==> flow/design.v <==
module SumModule(input [31:0] num1, num2, output signed [31:0] result);
    assign result = num1 + num2;
endmodule
module Mux2to1(input sel, input [31:0] a, b, output[31:0] out);
	assign out = (sel == 0) ? a : b;
endmodule
module Mux3to1(input [1:0] sel, input[31:0] a, b, c, output [31:0] out);
	assign out= (sel == 2'b00) ? a:
		    (sel == 2'b01) ? b:
		    (sel == 2'b10) ? c:
			{32{1'b0}};
endmodule
module Mux4to1(input [1:0] sel, input[31:0] a, b, c, d, output [31:0] out);
	assign out= (sel == 2'b00) ? a:
		    (sel == 2'b01) ? b:
		    (sel == 2'b10) ? c:
		    (sel == 2'b11) ? d:
			{32{1'b0}};
endmodule
module DFlipFlop(input clk, en, sclr, d, output reg q);
    always @(posedge clk) begin
        if (sclr)
            q <= 1'b0;
        else if (en)
            q <= d;
    end
endmodule
module Register #(parameter N = 32) (
    input clk, en, sclr,
    input [N-1:0] d,
    output reg [N-1:0] q
);
    always @(posedge clk) begin
        if (sclr)
            q <= {N{1'b0}};
        else if (en)
            q <= d;
    end
endmodule
module RegisterFile(input clk, we, input [4:0] A1, A2, A3, input[31:0] WD3, output[31:0] RD1, RD2);
	reg[31:0] regFile [1:31];
	assign RD1 = (A1 == 5'd0) ? 32'b0 : (we && A3 == A1) ? WD3 : regFile[A1];
	assign RD2 = (A2 == 5'd0) ? 32'b0 : (we && A3 == A2) ? WD3 : regFile[A2];
	always@(posedge clk)begin 
		if(we == 1 && A3 != 5'b0)
			regFile[A3] <= WD3;
	end
endmodule
module ArithmeticLogicUnit (input signed [31:0] operandA, operandB, input [2:0] controlSignal, output reg [31:0] result, output zeroFlag);
    always @(operandA, operandB, controlSignal) begin
        case (controlSignal)
            3'b000:  result = operandA + operandB;
            3'b001:  result = operandA - operandB;
            3'b010:  result = operandA & operandB;
            3'b011:  result = operandA | operandB;
            3'b100:  result = operandA ^ operandB;
            3'b101:  result = operandA < operandB ? 1'b1 : 1'b0;
            3'b110:  result = $unsigned(operandA) < $unsigned(operandB) ? 1'b1 : 1'b0;
            default: result = {32{1'b0}};
        endcase
    end
    assign zeroFlag = ~|result;
endmodule
module ImmediateExtend(input [2:0] immSelect, input [31:7] instructionPart, output reg [31:0] extendedImmediate);
    always @(immSelect, instructionPart) begin 
        case(immSelect)
            3'b000: extendedImmediate = {{20{instructionPart[31]}}, instructionPart[31:20]};
            3'b001: extendedImmediate = {{20{instructionPart[31]}}, instructionPart[31:25], instructionPart[11:7]};
            3'b010: extendedImmediate = {{12{instructionPart[31]}}, instructionPart[31], instructionPart[19:12], instructionPart[20], instructionPart[30:21], 1'b0};
            3'b011: extendedImmediate = {{19{instructionPart[31]}}, instructionPart[31], instructionPart[7], instructionPart[30:25], instructionPart[11:8], 1'b0};
            3'b100: extendedImmediate = {instructionPart[31:12], {12{1'b0}}};
            default: extendedImmediate = {32{1'b0}};
        endcase
    end
endmodule
module ControlUnit(input [2:0] function3, input [6:0] function7, opcode, output reg memWrite, aluSrc, regWrite, jump, branch, jalr, output reg [1:0] resultSrc, output reg [2:0] aluControl, immSrc);
    wire [9:0] functionn;
    assign functionn = {function7, function3};
    always @(function3, function7, opcode) begin
        {memWrite, aluSrc, regWrite, jump, branch, jalr, resultSrc, aluControl, immSrc} = 14'b00000000000000;
        case (opcode)
            7'b0110011: begin
                regWrite = 1'b1;
                case (functionn)
                    10'b0000000000: aluControl = 3'b000;
                    10'b0100000000: aluControl = 3'b001;
                    10'b0000000111: aluControl = 3'b010;
                    10'b0000000110: aluControl = 3'b011;
                    10'b0000000010: aluControl = 3'b101;
                    10'b0000000011: aluControl = 3'b110;
                endcase
            end
            7'b0000011: {regWrite, resultSrc, aluSrc} = 4'b1011;
            7'b0010011: begin
                {aluSrc, regWrite} = 2'b11;
                case (function3)
                    3'b100: aluControl = 3'b100;
                    3'b110: aluControl = 3'b011;
                    3'b010: aluControl = 3'b101;
                    3'b011: aluControl = 3'b110;
                endcase
            end
            7'b1100111: {jalr, aluSrc, resultSrc, regWrite} = 5'b11101;
            7'b0100011: {immSrc, aluSrc, memWrite} = 5'b00111;
            7'b1101111: {resultSrc, immSrc, regWrite, jump} = 7'b1001011;
            7'b1100011: begin
                {branch, immSrc} = 4'b1011;
                case (function3)
                    3'b000: aluControl = 3'b001;
                    3'b001: aluControl = 3'b001;
                    3'b100: aluControl = 3'b101;
                    3'b101: aluControl = 3'b101;
                endcase
            end
            7'b0110111: {resultSrc, immSrc, regWrite} = 6'b111001;
        endcase
    end
endmodule
module ControlDecoder(input jalrFlag, jumpFlag, branchFlag, zeroFlag, aluResultFlag, input [2:0] funcCode, output [1:0] pcSource);
    assign pcSource = (jalrFlag) ? 2'b10 :
        ((jumpFlag) ||
        (branchFlag && funcCode == 3'b000 && zeroFlag) ||  
        (branchFlag && funcCode == 3'b001 && ~zeroFlag) ||  
        (branchFlag && funcCode == 3'b100 && aluResultFlag) ||  
        (branchFlag && funcCode == 3'b101 && ~aluResultFlag)) ? 2'b01 :  
        2'b00;
endmodule
module HazardUnit(
    input RegWriteM, RegWriteW,
    input [1:0] ResultSrcE, PCSrcE, ResultSrcM, ResultSrcW,
    input [4:0] Rs1D, Rs2D, Rs1E, Rs2E, RdE, RdM, RdW,
    output StallF, StallD, FlushD, FlushE,
    output [1:0] ForwardAE, ForwardBE
);
    wire loadStall;
    assign ForwardAE = ((Rs1E == RdM && RegWriteM) && Rs1E != 0) ? 2'b10 :
                      (((Rs1E == RdW && RegWriteW) && Rs1E != 0) || (Rs1E == RdW && ResultSrcW == 2'b11 && Rs1E != 0)) ? 2'b01 :
                      (Rs1E == RdM && ResultSrcM == 2'b11 && Rs1E != 0) ? 2'b11 :
                      2'b00;
    assign ForwardBE = ((Rs2E == RdM && RegWriteM) && Rs2E != 0) ? 2'b10 :
                      (((Rs2E == RdW && RegWriteW) && Rs2E != 0) || (Rs2E == RdW && ResultSrcW == 2'b11 && Rs2E != 0)) ? 2'b01 :
                      (Rs2E == RdM && ResultSrcM == 2'b11 && Rs2E != 0) ? 2'b11 :
                      2'b00;
    assign loadStall = ((Rs1D == RdE) || (Rs2D == RdE)) && ResultSrcE == 2'b01;
    assign StallF = loadStall;
    assign StallD = loadStall;
    assign FlushE = loadStall || (PCSrcE == 2'b01) || (PCSrcE == 2'b10);
    assign FlushD = (PCSrcE == 2'b01) || (PCSrcE == 2'b10);
endmodule
module IF_ID_Regs(
    input clk, sclr, en, 
    input [31:0] InstrF, PCF, PCPlus4F, 
    output [31:0] InstrD, PCD, PCPlus4D
);
    Register R1(clk, en, sclr, InstrF, InstrD);
    Register R2(clk, en, sclr, PCF, PCD);
    Register R3(clk, en, sclr, PCPlus4F, PCPlus4D);
endmodule
module ID_EX_Regs(
    input clk, sclr, RegWriteD, MemWriteD, ALUSrcD, JumpD, BranchD, JalrD, 
    input [1:0] ResultSrcD, 
    input [2:0] ALUControlD, func3D, 
    input [4:0] Rs1D, Rs2D, RdD, 
    input [31:0] PCD, ExtImmD, PCPlus4D, RD1D, RD2D, 
    output RegWriteE, MemWriteE, ALUSrcE, JumpE, BranchE, JalrE, 
    output [1:0] ResultSrcE, 
    output [2:0] ALUControlE, func3E, 
    output [4:0] Rs1E, Rs2E, RdE, 
    output [31:0] PCE, ExtImmE, PCPlus4E, RD1E, RD2E
);
    DFlipFlop D1(clk, 1'b1, sclr, RegWriteD, RegWriteE);
    DFlipFlop D2(clk, 1'b1, sclr, MemWriteD, MemWriteE);
    DFlipFlop D3(clk, 1'b1, sclr, JumpD, JumpE);
    DFlipFlop D4(clk, 1'b1, sclr, ALUSrcD, ALUSrcE);
    DFlipFlop D5(clk, 1'b1, sclr, BranchD, BranchE);
    DFlipFlop D6(clk, 1'b1, sclr, JalrD, JalrE);
    Register #(2) R4 (clk, 1'b1, sclr, ResultSrcD, ResultSrcE);
    Register #(3) R5 (clk, 1'b1, sclr, ALUControlD, ALUControlE);
    Register #(3) R6 (clk, 1'b1, sclr, func3D, func3E);
    Register #(5) R7 (clk, 1'b1, sclr, Rs1D, Rs1E);
    Register #(5) R8 (clk, 1'b1, sclr, Rs2D, Rs2E);
    Register #(5) R9 (clk, 1'b1, sclr, RdD, RdE);
    Register R10 (clk, 1'b1, sclr, PCD, PCE);
    Register R11(clk, 1'b1, sclr, ExtImmD, ExtImmE);
    Register R12(clk, 1'b1, sclr, PCPlus4D, PCPlus4E);
    Register R13(clk, 1'b1, sclr, RD1D, RD1E);
    Register R14(clk, 1'b1, sclr, RD2D, RD2E);
endmodule
module EX_Mem_Regs(
    input clk, rst, RegWriteE, MemWriteE, 
    input [1:0] ResultSrcE, 
    input [4:0] RdE, 
    input [31:0] ALUResultE, WriteDataE, ExtImmE, PCPlus4E, 
    output RegWriteM, MemWriteM, 
    output [1:0] ResultSrcM, 
    output [4:0] RdM, 
    output [31:0] ALUResultM, WriteDataM, ExtImmM, PCPlus4M
);
    DFlipFlop D7(clk, 1'b1, rst, RegWriteE, RegWriteM);
    DFlipFlop D8(clk, 1'b1, rst, MemWriteE, MemWriteM);
    Register #(2) R15 (clk, 1'b1, rst, ResultSrcE, ResultSrcM);
    Register #(5) R16 (clk, 1'b1, rst, RdE, RdM);
    Register R17 (clk, 1'b1, 1'b0, ALUResultE, ALUResultM);
    Register R18 (clk, 1'b1, 1'b0, WriteDataE, WriteDataM);
    Register R19 (clk, 1'b1, 1'b0, ExtImmE, ExtImmM);
    Register R20 (clk, 1'b1, 1'b0, PCPlus4E, PCPlus4M);
endmodule
module Mem_WB_Regs(
    input clk, rst, RegWriteM, 
    input [1:0] ResultSrcM, 
    input [4:0] RdM, 
    input [31:0] ALUResultM, ReadDataM, ExtImmM, PCPlus4M, 
    output RegWriteW, 
    output [1:0] ResultSrcW, 
    output [4:0] RdW, 
    output [31:0] ALUResultW, ReadDataW, ExtImmW, PCPlus4W
);
    DFlipFlop D9(clk, 1'b1, rst, RegWriteM, RegWriteW);
    Register #(2) R21 (clk, 1'b1, rst, ResultSrcM, ResultSrcW);
    Register #(5) R22 (clk, 1'b1, rst, RdM, RdW);
    Register R23 (clk, 1'b1, 1'b0, ALUResultM, ALUResultW);
    Register R24 (clk, 1'b1, 1'b0, ReadDataM, ReadDataW);
    Register R25 (clk, 1'b1, 1'b0, ExtImmM, ExtImmW);
    Register R26 (clk, 1'b1, 1'b0, PCPlus4M, PCPlus4W);
endmodule
module DataPath (
    input clk, rst, MemWriteD, ALUSrcD, RegWriteD, JumpD, BranchD, JalrD, StallF, StallD, FlushD, FlushE, 
    input [1:0] ResultSrcD, ForwardAE, ForwardBE, PCSrcE, 
    input [2:0] ALUControlD, ImmSrcD, 
    output BranchE, JumpE, JalrE, ZeroE, ALUResult0, RegWriteM, RegWriteW, 
    output [1:0] ResultSrcE,  
    output [2:0] func3D, func3E, 
    output [6:0] func7, op, 
    output [4:0] Rs1D, Rs2D, Rs1E, Rs2E, RdE, RdM, RdW, 
    output [1:0] ResultSrcM, ResultSrcW,
    output [31:0] imem_addr, input [31:0] imem_rdata,
    output [31:0] dmem_addr, output [31:0] dmem_wdata, output dmem_we, input [31:0] dmem_rdata
);
    wire [31:0] PCPlus4F, PCTargetE, ALUResultE, PCF_, PCF, InstrF, InstrD, ResultW, RD1D, RD2D, ExtImmD, SrcAE, ALUResultM, RD1E, RD2E,
        WriteDataE, ExtImmE, SrcBE, PCE, WriteDataM, ReadDataM, ALUResultW, ReadDataW, PCPlus4W, ExtImmW, PCD, PCPlus4D, PCPlus4E, ExtImmM, PCPlus4M;
    wire [4:0] RdD;
    wire [2:0] ALUControlE;
    wire [31:0] ResultM;
    wire MemWriteM, RegWriteE, MemWriteE, ALUSrcE;
    assign ALUResult0 = ALUResultE[0];
    assign Rs1D = InstrD[19:15];
    assign Rs2D = InstrD[24:20];
    assign RdD = InstrD[11:7];
    assign func3D = InstrD[14:12];
    assign func7 = InstrD[31:25];
    assign op = InstrD[6:0];
    Mux3to1 PCMux(PCSrcE, PCPlus4F, PCTargetE, ALUResultE, PCF_);
    Register PCReg(clk, ~StallF, rst, PCF_, PCF);
    assign imem_addr = PCF;
    assign InstrF = imem_rdata;
    SumModule PCAdd4(PCF, 4, PCPlus4F);
    IF_ID_Regs IF_ID_Reg(clk, FlushD | rst, ~StallD, InstrF, PCF, PCPlus4F, InstrD, PCD, PCPlus4D);
    RegisterFile RegFile(clk, RegWriteW, InstrD[19:15], InstrD[24:20], RdW, ResultW, RD1D, RD2D);
    ImmediateExtend Extend(ImmSrcD, InstrD[31:7], ExtImmD);
    ID_EX_Regs ID_EX_Reg(clk, FlushE | rst, RegWriteD, MemWriteD, ALUSrcD, JumpD, BranchD, JalrD, ResultSrcD, ALUControlD, 
        func3D, Rs1D, Rs2D, RdD, PCD, ExtImmD, PCPlus4D, RD1D, RD2D, RegWriteE, MemWriteE, ALUSrcE, JumpE, BranchE, JalrE, 
        ResultSrcE, ALUControlE, func3E, Rs1E, Rs2E, RdE, PCE, ExtImmE, PCPlus4E, RD1E, RD2E);
    Mux4to1 ForwardAMux(ForwardAE, RD1E, ResultW, ResultM, ExtImmE, SrcAE);
    Mux4to1 ForwardBMux(ForwardBE, RD2E, ResultW, ResultM, ExtImmE, WriteDataE);
    Mux2to1 ALUSrcBMux(ALUSrcE, WriteDataE, ExtImmE, SrcBE);
    SumModule PCImmAdd(PCE, ExtImmE, PCTargetE);
    ArithmeticLogicUnit ALU(SrcAE, SrcBE, ALUControlE, ALUResultE, ZeroE);
    EX_Mem_Regs EX_Mem_Reg(clk, rst, RegWriteE, MemWriteE, ResultSrcE, RdE, ALUResultE, WriteDataE, ExtImmE, 
        PCPlus4E, RegWriteM, MemWriteM, ResultSrcM, RdM, ALUResultM, WriteDataM, ExtImmM, PCPlus4M);
    assign dmem_addr = ALUResultM;
    assign dmem_wdata = WriteDataM;
    assign dmem_we = MemWriteM;
    assign ReadDataM = dmem_rdata;
    assign ResultM = ResultSrcM[1] ? (ResultSrcM[0] ? ExtImmM : PCPlus4M) : ALUResultM;
    Mem_WB_Regs Mem_WB_Reg(clk, rst, RegWriteM, ResultSrcM, RdM, ALUResultM, ReadDataM, ExtImmM, PCPlus4M, 
        RegWriteW, ResultSrcW, RdW, ALUResultW, ReadDataW, ExtImmW, PCPlus4W);
    Mux4to1 ResultSrcMux(ResultSrcW, ALUResultW, ReadDataW, PCPlus4W, ExtImmW, ResultW);
endmodule
module TopLevelPipe(input clk, rst,
	output [31:0] imem_addr, input [31:0] imem_rdata,
	output [31:0] dmem_addr, output [31:0] dmem_wdata, output dmem_we, input [31:0] dmem_rdata);
	wire MemWriteD, ALUSrcD, RegWriteD, JumpD, BranchD, JalrD, RegWriteM, RegWriteW, JalrE, JumpE, BranchE, ZeroE, ALUResult0, StallF, StallD, FlushD, FlushE;
	wire[1:0] ResultSrcD, ResultSrcE, PCSrcE, ForwardAE, ForwardBE, ResultSrcM, ResultSrcW;
	wire[2:0] func3D, func3E, ALUControlD, ImmSrcD;
	wire[4:0] Rs1D, Rs2D, Rs1E, Rs2E, RdE, RdM, RdW;
	wire[6:0] func7, op;
	ControlUnit	CTRL(func3D, func7, op, MemWriteD, ALUSrcD, RegWriteD, JumpD, BranchD, JalrD, ResultSrcD, ALUControlD, ImmSrcD);
	HazardUnit	HU(RegWriteM, RegWriteW, ResultSrcE, PCSrcE, ResultSrcM, ResultSrcW, Rs1D, Rs2D, Rs1E, Rs2E, RdE, RdM, RdW, StallF, StallD, FlushD, FlushE, ForwardAE, ForwardBE);
	ControlDecoder		DC(JalrE, JumpE, BranchE, ZeroE, ALUResult0, func3E, PCSrcE);
	DataPath	DP(clk, rst, MemWriteD, ALUSrcD, RegWriteD, JumpD, BranchD, JalrD, StallF, StallD, FlushD, FlushE, 
		ResultSrcD, ForwardAE, ForwardBE, PCSrcE, ALUControlD, ImmSrcD, BranchE, JumpE, JalrE, ZeroE, ALUResult0, RegWriteM, RegWriteW, 
		ResultSrcE, func3D, func3E, func7, op, Rs1D, Rs2D, Rs1E, Rs2E, RdE, RdM, RdW, ResultSrcM, ResultSrcW,
		imem_addr, imem_rdata, dmem_addr, dmem_wdata, dmem_we, dmem_rdata);
endmodule
# From RTL to reports: TopLevelPipe
# Tool output for the design above before and after an edit, in the order of the flow.
# Lines under "before" count in the file above, lines under "after" in the edited file.
# "change": "after" minus "before" as printed here.
# Library cell names are shortened.
# Not given: --
[inputs]
top_module = "TopLevelPipe"
clk_port = "clk"
library = "sky130hd"
lib_corner = "tt_025C_1v80"

# Diff
# Unified diff, file above to edited file.
# The edited RTL no longer does the same as the RTL above: the edit was made by script, with no optimisation intended.
# begin of diff
@@ -172,5 +172,5 @@
     DFlipFlop D2(clk, 1'b1, sclr, MemWriteD, MemWriteE);
     DFlipFlop D3(clk, 1'b1, sclr, JumpD, JumpE);
-    DFlipFlop D4(clk, 1'b1, sclr, ALUSrcD, ALUSrcE);
+    assign ALUSrcE = ALUSrcD;
     DFlipFlop D5(clk, 1'b1, sclr, BranchD, BranchE);
     DFlipFlop D6(clk, 1'b1, sclr, JalrD, JalrE);
# end of diff

# Elaborated design
# Source: Yosys, flattened and elaborated, memories not mapped. Widths are those after wreduce. Print and check cells do not count.
# Memory sizes are those after Yosys's memory passes, which may raise the word count (mostly to a power of two), join words into wider ones and drop unused or constant bits.
[bits]
columns = ["element", "before", "after", "change"]
rows = [
  ["ff_bits", 526, 525, -1],
  ["ramBits", 992, 992, 0],
  ["clocked_rd_ports_x_width", 64, 64, 0],
  ["memories", 1, 1, 0],
  ["in_bits", 66, 66, 0],
  ["output_inout_bits", 97, 97, 0],
  ["word_cells", 201, 200, -1],
]
[classes]
columns = ["element", "before", "after", "change"]
rows = [
  ["add_sub_neg", 4, 4, 0],
  ["cmp", 2, 2, 0],
  ["equal", 51, 51, 0],
  ["n_mux", 45, 45, 0],
  ["bitwise", 6, 6, 0],
  ["reduce_logical", 58, 58, 0],
]
[mem_list]
columns = ["element", "before", "after"]
rows = [
  ["memory_list", "DP.RegFile.regFile 31x32 r2 w1", "DP.RegFile.regFile 31x32 r2 w1"],
]
[op_table]
columns = ["operator", "before", "after", "change"]
rows = [
  ["1-bit logical AND", 26, 26, 0],
  ["32-bit two-way mux", 19, 19, 0],
  ["1-bit logical OR", 10, 10, 0],
  ["1-bit two-way mux", 10, 10, 0],
  ["3-bit equality test (second input constant)", 9, 9, 0],
  ["2-bit equality test (second input constant)", 8, 8, 0],
  ["2-bit two-way mux", 7, 7, 0],
  ["3-bit by 2-bit equality test with 1-bit output (second input constant)", 6, 6, 0],
  ["5-bit equality test", 6, 6, 0],
  ["2-bit by 1-bit equality test with 1-bit output (second input constant)", 5, 5, 0],
  ["2-bit OR reduction", 5, 5, 0],
  ["3-bit by 1-bit equality test with 1-bit output (second input constant)", 4, 4, 0],
  ["2-bit logical NOT", 4, 4, 0],
  ["3-bit logical NOT", 4, 4, 0],
  ["7-bit by 6-bit equality test with 1-bit output (second input constant)", 3, 3, 0],
  ["7-bit equality test (second input constant)", 3, 3, 0],
  ["5-bit nonzero test", 3, 3, 0],
  ["32-bit adder", 2, 2, 0],
  ["10-bit by 2-bit equality test with 1-bit output (second input constant)", 2, 2, 0],
  ["10-bit by 3-bit equality test with 1-bit output (second input constant)", 2, 2, 0],
  ["5-bit logical NOT", 2, 2, 0],
  ["32-bit < comparator", 2, 2, 0],
  ["1-bit OR", 2, 2, 0],
  ["3-bit parallel mux with 4-bit select", 2, 2, 0],
  ["32-bit by 3-bit adder with 32-bit output (second input constant)", 1, 1, 0],
  ["32-bit bitwise AND", 1, 1, 0],
  ["10-bit by 9-bit equality test with 1-bit output (second input constant)", 1, 1, 0],
  ["7-bit by 2-bit equality test with 1-bit output (second input constant)", 1, 1, 0],
]
# The list need not be complete.

# Logic depth
# Yosys ltp: most cells in a row. Word level: on the elaborated netlist, between registers, memories and ports. Mapped: between sequential cells and ports; inverters and the memories' decode and read muxes count.
[logic_depth]
columns = ["element", "before", "after", "change"]
rows = [
  ["depth_word", 29, 29, 0],
  ["ABC_AREA", "0", "0", "--"],
  ["mapped_depth", 30, 30, 0],
  ["ltp_nobuf", 25, 25, 0],
]

# After synthesis
# Yosys stat after the flow's synthesis: flattened, memories mapped to cells. It holds for the ABC_AREA given above (unset counts as 0); a run with the other value may have another netlist.
[by_type]
columns = ["type", "before", "after", "change"]
rows = [
  ["and3_1", 116, 33, -83],
  ["and2_1", 18, 95, 77],
  ["o21ai_0", 132, 188, 56],
  ["nor3_1", 40, 80, 40],
  ["o22ai_1", 40, 8, -32],
  ["a21oi_1", 366, 341, -25],
  ["nor2_1", 412, 395, -17],
  ["nor2b_1", 51, 34, -17],
  ["inv_1", 113, 127, 14],
  ["or3_1", 18, 4, -14],
  ["nand2b_1", 22, 32, 10],
  ["a22oi_1", 16, 7, -9],
  ["a221oi_1", 3, 12, 9],
  ["a211oi_1", 47, 55, 8],
  ["o21a_1", 18, 11, -7],
  ["nand4_1", 14, 21, 7],
  ["o21bai_1", 8, 15, 7],
  ["mux2_1", 7, 0, -7],
]
# The list need not be complete.
[mapped]
columns = ["element", "before", "after", "change"]
rows = [
  ["cell_count", 5314, 5345, 31],
  ["mapped_area_um2", 74465.2, 74602.8, 137.6],
  ["seq_area_um2", 41599.9, 41579.9, -20.0],
  ["ffs", 1582, 1581, -1],
  ["buffers", 373, 375, 2],
]
# The figures by module come from a second, unflattened synthesis with its own total; it is not the netlist above.
[hier_totals]
columns = ["element", "before", "after", "change"]
rows = [
  ["hier_cells", 6557, 6555, -2],
  ["area_unflattened_um2", 83991.8, 83965.5, -26.3],
]
# Each row is one instance without its submodules.
[modules_before]
columns = ["module", "instances", "cells", "mod_area_um2", "mod_seq_area_um2"]
rows = [
  ["RegisterFile", 1, 2759, 47200.3, 29788.6],
  ["Register", 17, 103, 1163.6, 640.6],
  ["ArithmeticLogicUnit", 1, 885, 5969.5, 0.0],
  ["SumModule", 2, 236, 1725.4, 0.0],
  ["Mux4to1", 3, 39, 814.5, 0.0],
  ["Register #(N=5)", 5, 16, 180.2, 100.1],
  ["Mux3to1", 1, 77, 787.0, 0.0],
  ["DataPath", 1, 113, 733.2, 0.0],
  ["ImmediateExtend", 1, 69, 551.8, 0.0],
  ["Mux2to1", 1, 36, 544.3, 0.0],
  ["HazardUnit", 1, 68, 496.7, 0.0],
  ["ControlUnit", 1, 55, 341.6, 0.0],
  ["DFlipFlop", 9, 3, 33.8, 20.0],
  ["Register #(N=2)", 3, 6, 67.6, 40.0],
]
# before: Further modules, not shown: 7.
[modules_after]
columns = ["module", "instances", "cells", "mod_area_um2", "mod_seq_area_um2"]
rows = [
  ["RegisterFile", 1, 2759, 47200.3, 29788.6],
  ["Register", 17, 103, 1163.6, 640.6],
  ["ArithmeticLogicUnit", 1, 885, 5969.5, 0.0],
  ["SumModule", 2, 236, 1725.4, 0.0],
  ["Mux4to1", 3, 39, 814.5, 0.0],
  ["Register #(N=5)", 5, 16, 180.2, 100.1],
  ["Mux3to1", 1, 77, 787.0, 0.0],
  ["DataPath", 1, 113, 733.2, 0.0],
  ["ImmediateExtend", 1, 69, 551.8, 0.0],
  ["Mux2to1", 1, 36, 544.3, 0.0],
  ["HazardUnit", 1, 68, 496.7, 0.0],
  ["ControlUnit", 1, 55, 341.6, 0.0],
  ["DFlipFlop", 8, 3, 33.8, 20.0],
  ["Register #(N=2)", 3, 6, 67.6, 40.0],
]
# after: Further modules, not shown: 7.

# Timing after synthesis
# OpenSTA on the mapped netlist: ideal clock, no wires. The path of least setup slack (recovery checks aside). Input and output delay are each 20% of the period. Register names are those of the netlist, which keeps one name where synthesis merged equal registers.
[synth_path]
columns = ["element", "before", "after", "change"]
rows = [
  ["kind", "flip-flop to flip-flop", "flip-flop to flip-flop", "--"],
  ["startpoint", "register DP.Mem_WB_Reg.R21.q[0]", "register DP.Mem_WB_Reg.R21.q[0]", "--"],
  ["endpoint", "register DP.PCReg.q[19]", "register DP.PCReg.q[19]", "--"],
  ["period_ns", 10.0, 10.0, 0.0],
  ["setup_time_ns", 0.100, 0.059, -0.041],
  ["launch_ns", 0.000, 0.000, 0.000],
  ["arrival_ns", 6.425, 6.148, -0.277],
  ["t_required_ns", 9.900, 9.941, 0.041],
  ["path_slack_ns", 3.476, 3.793, 0.317],
  ["delay_ns", 6.525, 6.207, -0.318],
  ["path_stages", 24, 26, 2],
  ["path_buffers", 4, 3, -1],
  ["synth_period_reached_ns", 6.524, 6.207, -0.317],
]
# "delay_ns" is the arrival time less input delay plus setup time.
# "path_stages" counts driving pins, that of a launching flip-flop among them; a cell with two outputs on the path counts twice.
# "synth_period_reached_ns" is the clock period less the worst setup slack; recovery checks do not enter. This is arithmetic on one report: input and output delays are still those of the set period (20% each).
[synth_between_before]
cell_sequence = "dfxtp_1 -> clkbuf_1 -> buf_1 -> buf_1 -> mux4_2 -> nor2_1 -> a21oi_1 -> o22ai_1 -> a21oi_1 -> mux2i_1 -> ha_1 -> buf_2 -> or4_1 -> a21oi_1 -> o21ai_0 -> and2_1 -> a211o_1 -> nor3_1 -> o2111a_1 -> and4_2 -> a21bo_4 -> nand3_4 -> mux2_4 -> a2111oi_4"
cone_cells = 64
cone_classes = "add/sub (2); compare (2); eq/ne (11); mux (25); logic (4); reduce/logical (20)"
[synth_lines_before]
columns = ["element", "line", "text"]
rows = [
  ["from (decl)", 31, "output reg [N-1:0] q"],
  ["from (assign)", 35, "q <= {N{1'b0}};"],
  ["from (assign)", 37, "q <= d;"],
  ["to (assign)", 35, ""],
  ["to (assign)", 37, ""],
  ["to (decl)", 31, ""],
]
# before: No chain of elaborated cells between the ends is given.
# Nets of the timed path that keep an RTL name, with a line that drives or declares them; the list need not be complete.
[synth_named_nets_before]
columns = ["net", "line", "text"]
rows = [
  ["DP.ForwardAMux.b[4]", 14, "assign out= (sel == 2'b00) ? a:"],
  ["DP.ALUSrcBMux.a[4]", 14, ""],
  ["DP.ALU.result[15]", 51, "case (controlSignal)"],
]
[synth_between_after]
cell_sequence = "dfxtp_1 -> clkbuf_1 -> buf_1 -> mux4_2 -> nor2_1 -> o21ai_0 -> o21ai_0 -> a21oi_1 -> mux2_2 -> ha_1 -> fa_1 -> nand2b_1 -> a21oi_2 -> a221oi_1 -> o311a_1 -> buf_4 -> o31ai_2 -> and3_1 -> o31a_1 -> a221o_1 -> nor4_2 -> a21bo_4 -> nand3_4 -> or4_1 -> a31oi_1 -> a31o_1"
cone_cells = 64
cone_classes = "add/sub (2); compare (2); eq/ne (11); mux (25); logic (4); reduce/logical (20)"
[synth_lines_after]
columns = ["element", "line", "text"]
rows = [
  ["from (decl)", 31, "output reg [N-1:0] q"],
  ["from (assign)", 35, "q <= {N{1'b0}};"],
  ["from (assign)", 37, "q <= d;"],
  ["to (assign)", 35, ""],
  ["to (assign)", 37, ""],
  ["to (decl)", 31, ""],
]
# after: No chain of elaborated cells between the ends is given.
[synth_named_nets_after]
columns = ["net", "line", "text"]
rows = [
  ["DP.ForwardAMux.b[0]", 14, "assign out= (sel == 2'b00) ? a:"],
  ["DP.ALUSrcBMux.a[0]", 14, ""],
  ["DP.ALU.result[26]", 51, "case (controlSignal)"],
]

# Path in the finished layout
# Path of least setup slack in the final report of each run of pair 1 (OpenROAD, finished layout, wires in). Where an end is a register, its clock arrival counts in the times.
[layout_path]
columns = ["element", "before", "after", "change"]
rows = [
  ["kind", "flip-flop to flip-flop", "flip-flop to flip-flop", "--"],
  ["startpoint", "register DP.ID_EX_Reg.R8.q[1]", "register DP.ID_EX_Reg.R8.q[1]", "--"],
  ["endpoint", "register DP.ID_EX_Reg.R14.q[1]", "register DP.ID_EX_Reg.R14.q[9]", "--"],
  ["period_ns", 10.0, 10.0, 0.0],
  ["setup_time_ns", 0.09, 0.08, -0.01],
  ["launch_ns", 0.83, 0.82, -0.01],
  ["arrival_ns", 9.80, 9.85, 0.05],
  ["t_required_ns", 10.72, 10.74, 0.02],
  ["path_slack_ns", 0.93, 0.89, -0.04],
  ["path_stages", 28, 26, -2],
  ["path_buffers", 3, 2, -1],
]
[layout_between_before]
cell_sequence = "dfxtp_1 -> or4_1 -> nor2_1 -> nor4_1 -> nand2_1 -> and2_1 -> nand2_1 -> buf_4 -> o22ai_1 -> a21oi_1 -> mux2_2 -> ha_1 -> fa_1 -> and2b_1 -> o221ai_1 -> and2_1 -> o41ai_1 -> o21ai_0 -> a211o_1 -> a2111o_1 -> nor4_1 -> and4_2 -> a21boi_2 -> nor3_4 -> buf_4 -> o211ai_4 -> buf_4 -> a211oi_1"
cone_cells = 53
cone_classes = "add/sub (2); compare (2); eq/ne (7); mux (13); logic (5); reduce/logical (24)"
[layout_lines_before]
columns = ["element", "line", "text"]
rows = [
  ["from (decl)", 31, "output reg [N-1:0] q"],
  ["from (assign)", 35, "q <= {N{1'b0}};"],
  ["from (assign)", 37, "q <= d;"],
  ["to (decl)", 31, ""],
]
# before: No chain of elaborated cells between the ends is given.
# Nets of the timed path that keep an RTL name, with a line that drives or declares them; the list need not be complete.
[layout_named_nets_before]
columns = ["net", "line", "text"]
rows = [
  ["DP.ALUSrcBMux.a[0]", 14, "assign out= (sel == 2'b00) ? a:"],
  ["DP.ALU.result[8]", 51, "case (controlSignal)"],
]
[layout_between_after]
cell_sequence = "dfxtp_1 -> or4_1 -> nor2_1 -> nor4_1 -> nand2_1 -> nand3_1 -> buf_4 -> o21ai_0 -> a21oi_1 -> mux2_2 -> ha_1 -> and2_1 -> a2111oi_0 -> o31a_1 -> o311a_1 -> o31ai_2 -> and3_1 -> o31a_1 -> a221o_1 -> nor4_2 -> a21bo_4 -> nand4_4 -> nor2_4 -> o21ai_4 -> buf_4 -> a211oi_2"
cone_cells = 53
cone_classes = "add/sub (2); compare (2); eq/ne (7); mux (13); logic (5); reduce/logical (24)"
[layout_lines_after]
columns = ["element", "line", "text"]
rows = [
  ["from (decl)", 31, "output reg [N-1:0] q"],
  ["from (assign)", 35, "q <= {N{1'b0}};"],
  ["from (assign)", 37, "q <= d;"],
  ["to (decl)", 31, ""],
]
# after: No chain of elaborated cells between the ends is given.
[layout_named_nets_after]
columns = ["net", "line", "text"]
rows = [
  ["DP.ALUSrcBMux.a[12]", 14, "assign out= (sel == 2'b00) ? a:"],
  ["DP.ALU.result[26]", 51, "case (controlSignal)"],
]

# Flow runs
# Runs of the flow (Yosys, OpenROAD) on both versions; the two runs of a pair have the same settings. The constraints put input and output delay at 20% of the set period each and load the outputs with 0.01 pF.
[settings_pair_1]
CORE_UTILIZATION = 40
period_ns = 10.0
CAP_MARGIN = 20
CORE_MARGIN = 2
SLEW_MARGIN = 20
[results_pair_1]
columns = ["element", "before", "after", "change"]
rows = [
  ["yosys.chip_area_um2", 74465.2, 74602.8, 137.6],
  ["die_um2", 189630.0, 189978.0, 348.0],
  ["final_stdcell_area_um2", 84338.4, 84594.9, 256.5],
  ["worstSetupSlack_ns", 0.925, 0.887, -0.038],
  ["holdWs_ns", 0.326, 0.325, -0.001],
  ["total_power_mw", 15.714, 15.807, 0.093],
]
[settings_pair_2]
CELL_PAD_IN_SITES_DETAIL_PLACEMENT = 1
CORE_ASPECT_RATIO = 0.51
CORE_MARGIN = 5
CORE_UTILIZATION = 38
CTS_CLUSTER_DIAMETER = 364
GPL_TIMING_DRIVEN = 0
MAX_ROUTING_LAYER = "met4"
MIN_ROUTING_LAYER = "met1"
PLACE_DENSITY_LB_ADDON = 0.23
SETUP_SLACK_MARGIN = 0.06
SLEW_MARGIN = 5
period_ns = 5.77
CAP_MARGIN = 20
[results_pair_2]
columns = ["element", "before", "after", "change"]
rows = [
  ["yosys.chip_area_um2", 74465.2, 74602.8, 137.6],
  ["die_um2", 205423.0, 205791.0, 368.0],
  ["final_stdcell_area_um2", 92555.0, 92543.8, -11.2],
  ["worstSetupSlack_ns", -1.631, -1.505, 0.126],
  ["holdWs_ns", 0.328, 0.330, 0.002],
  ["total_power_mw", 29.152, 29.705, 0.553],
]
# "total_power_mw" rests on the timing tool's default activity at the inputs, not on a simulated workload.
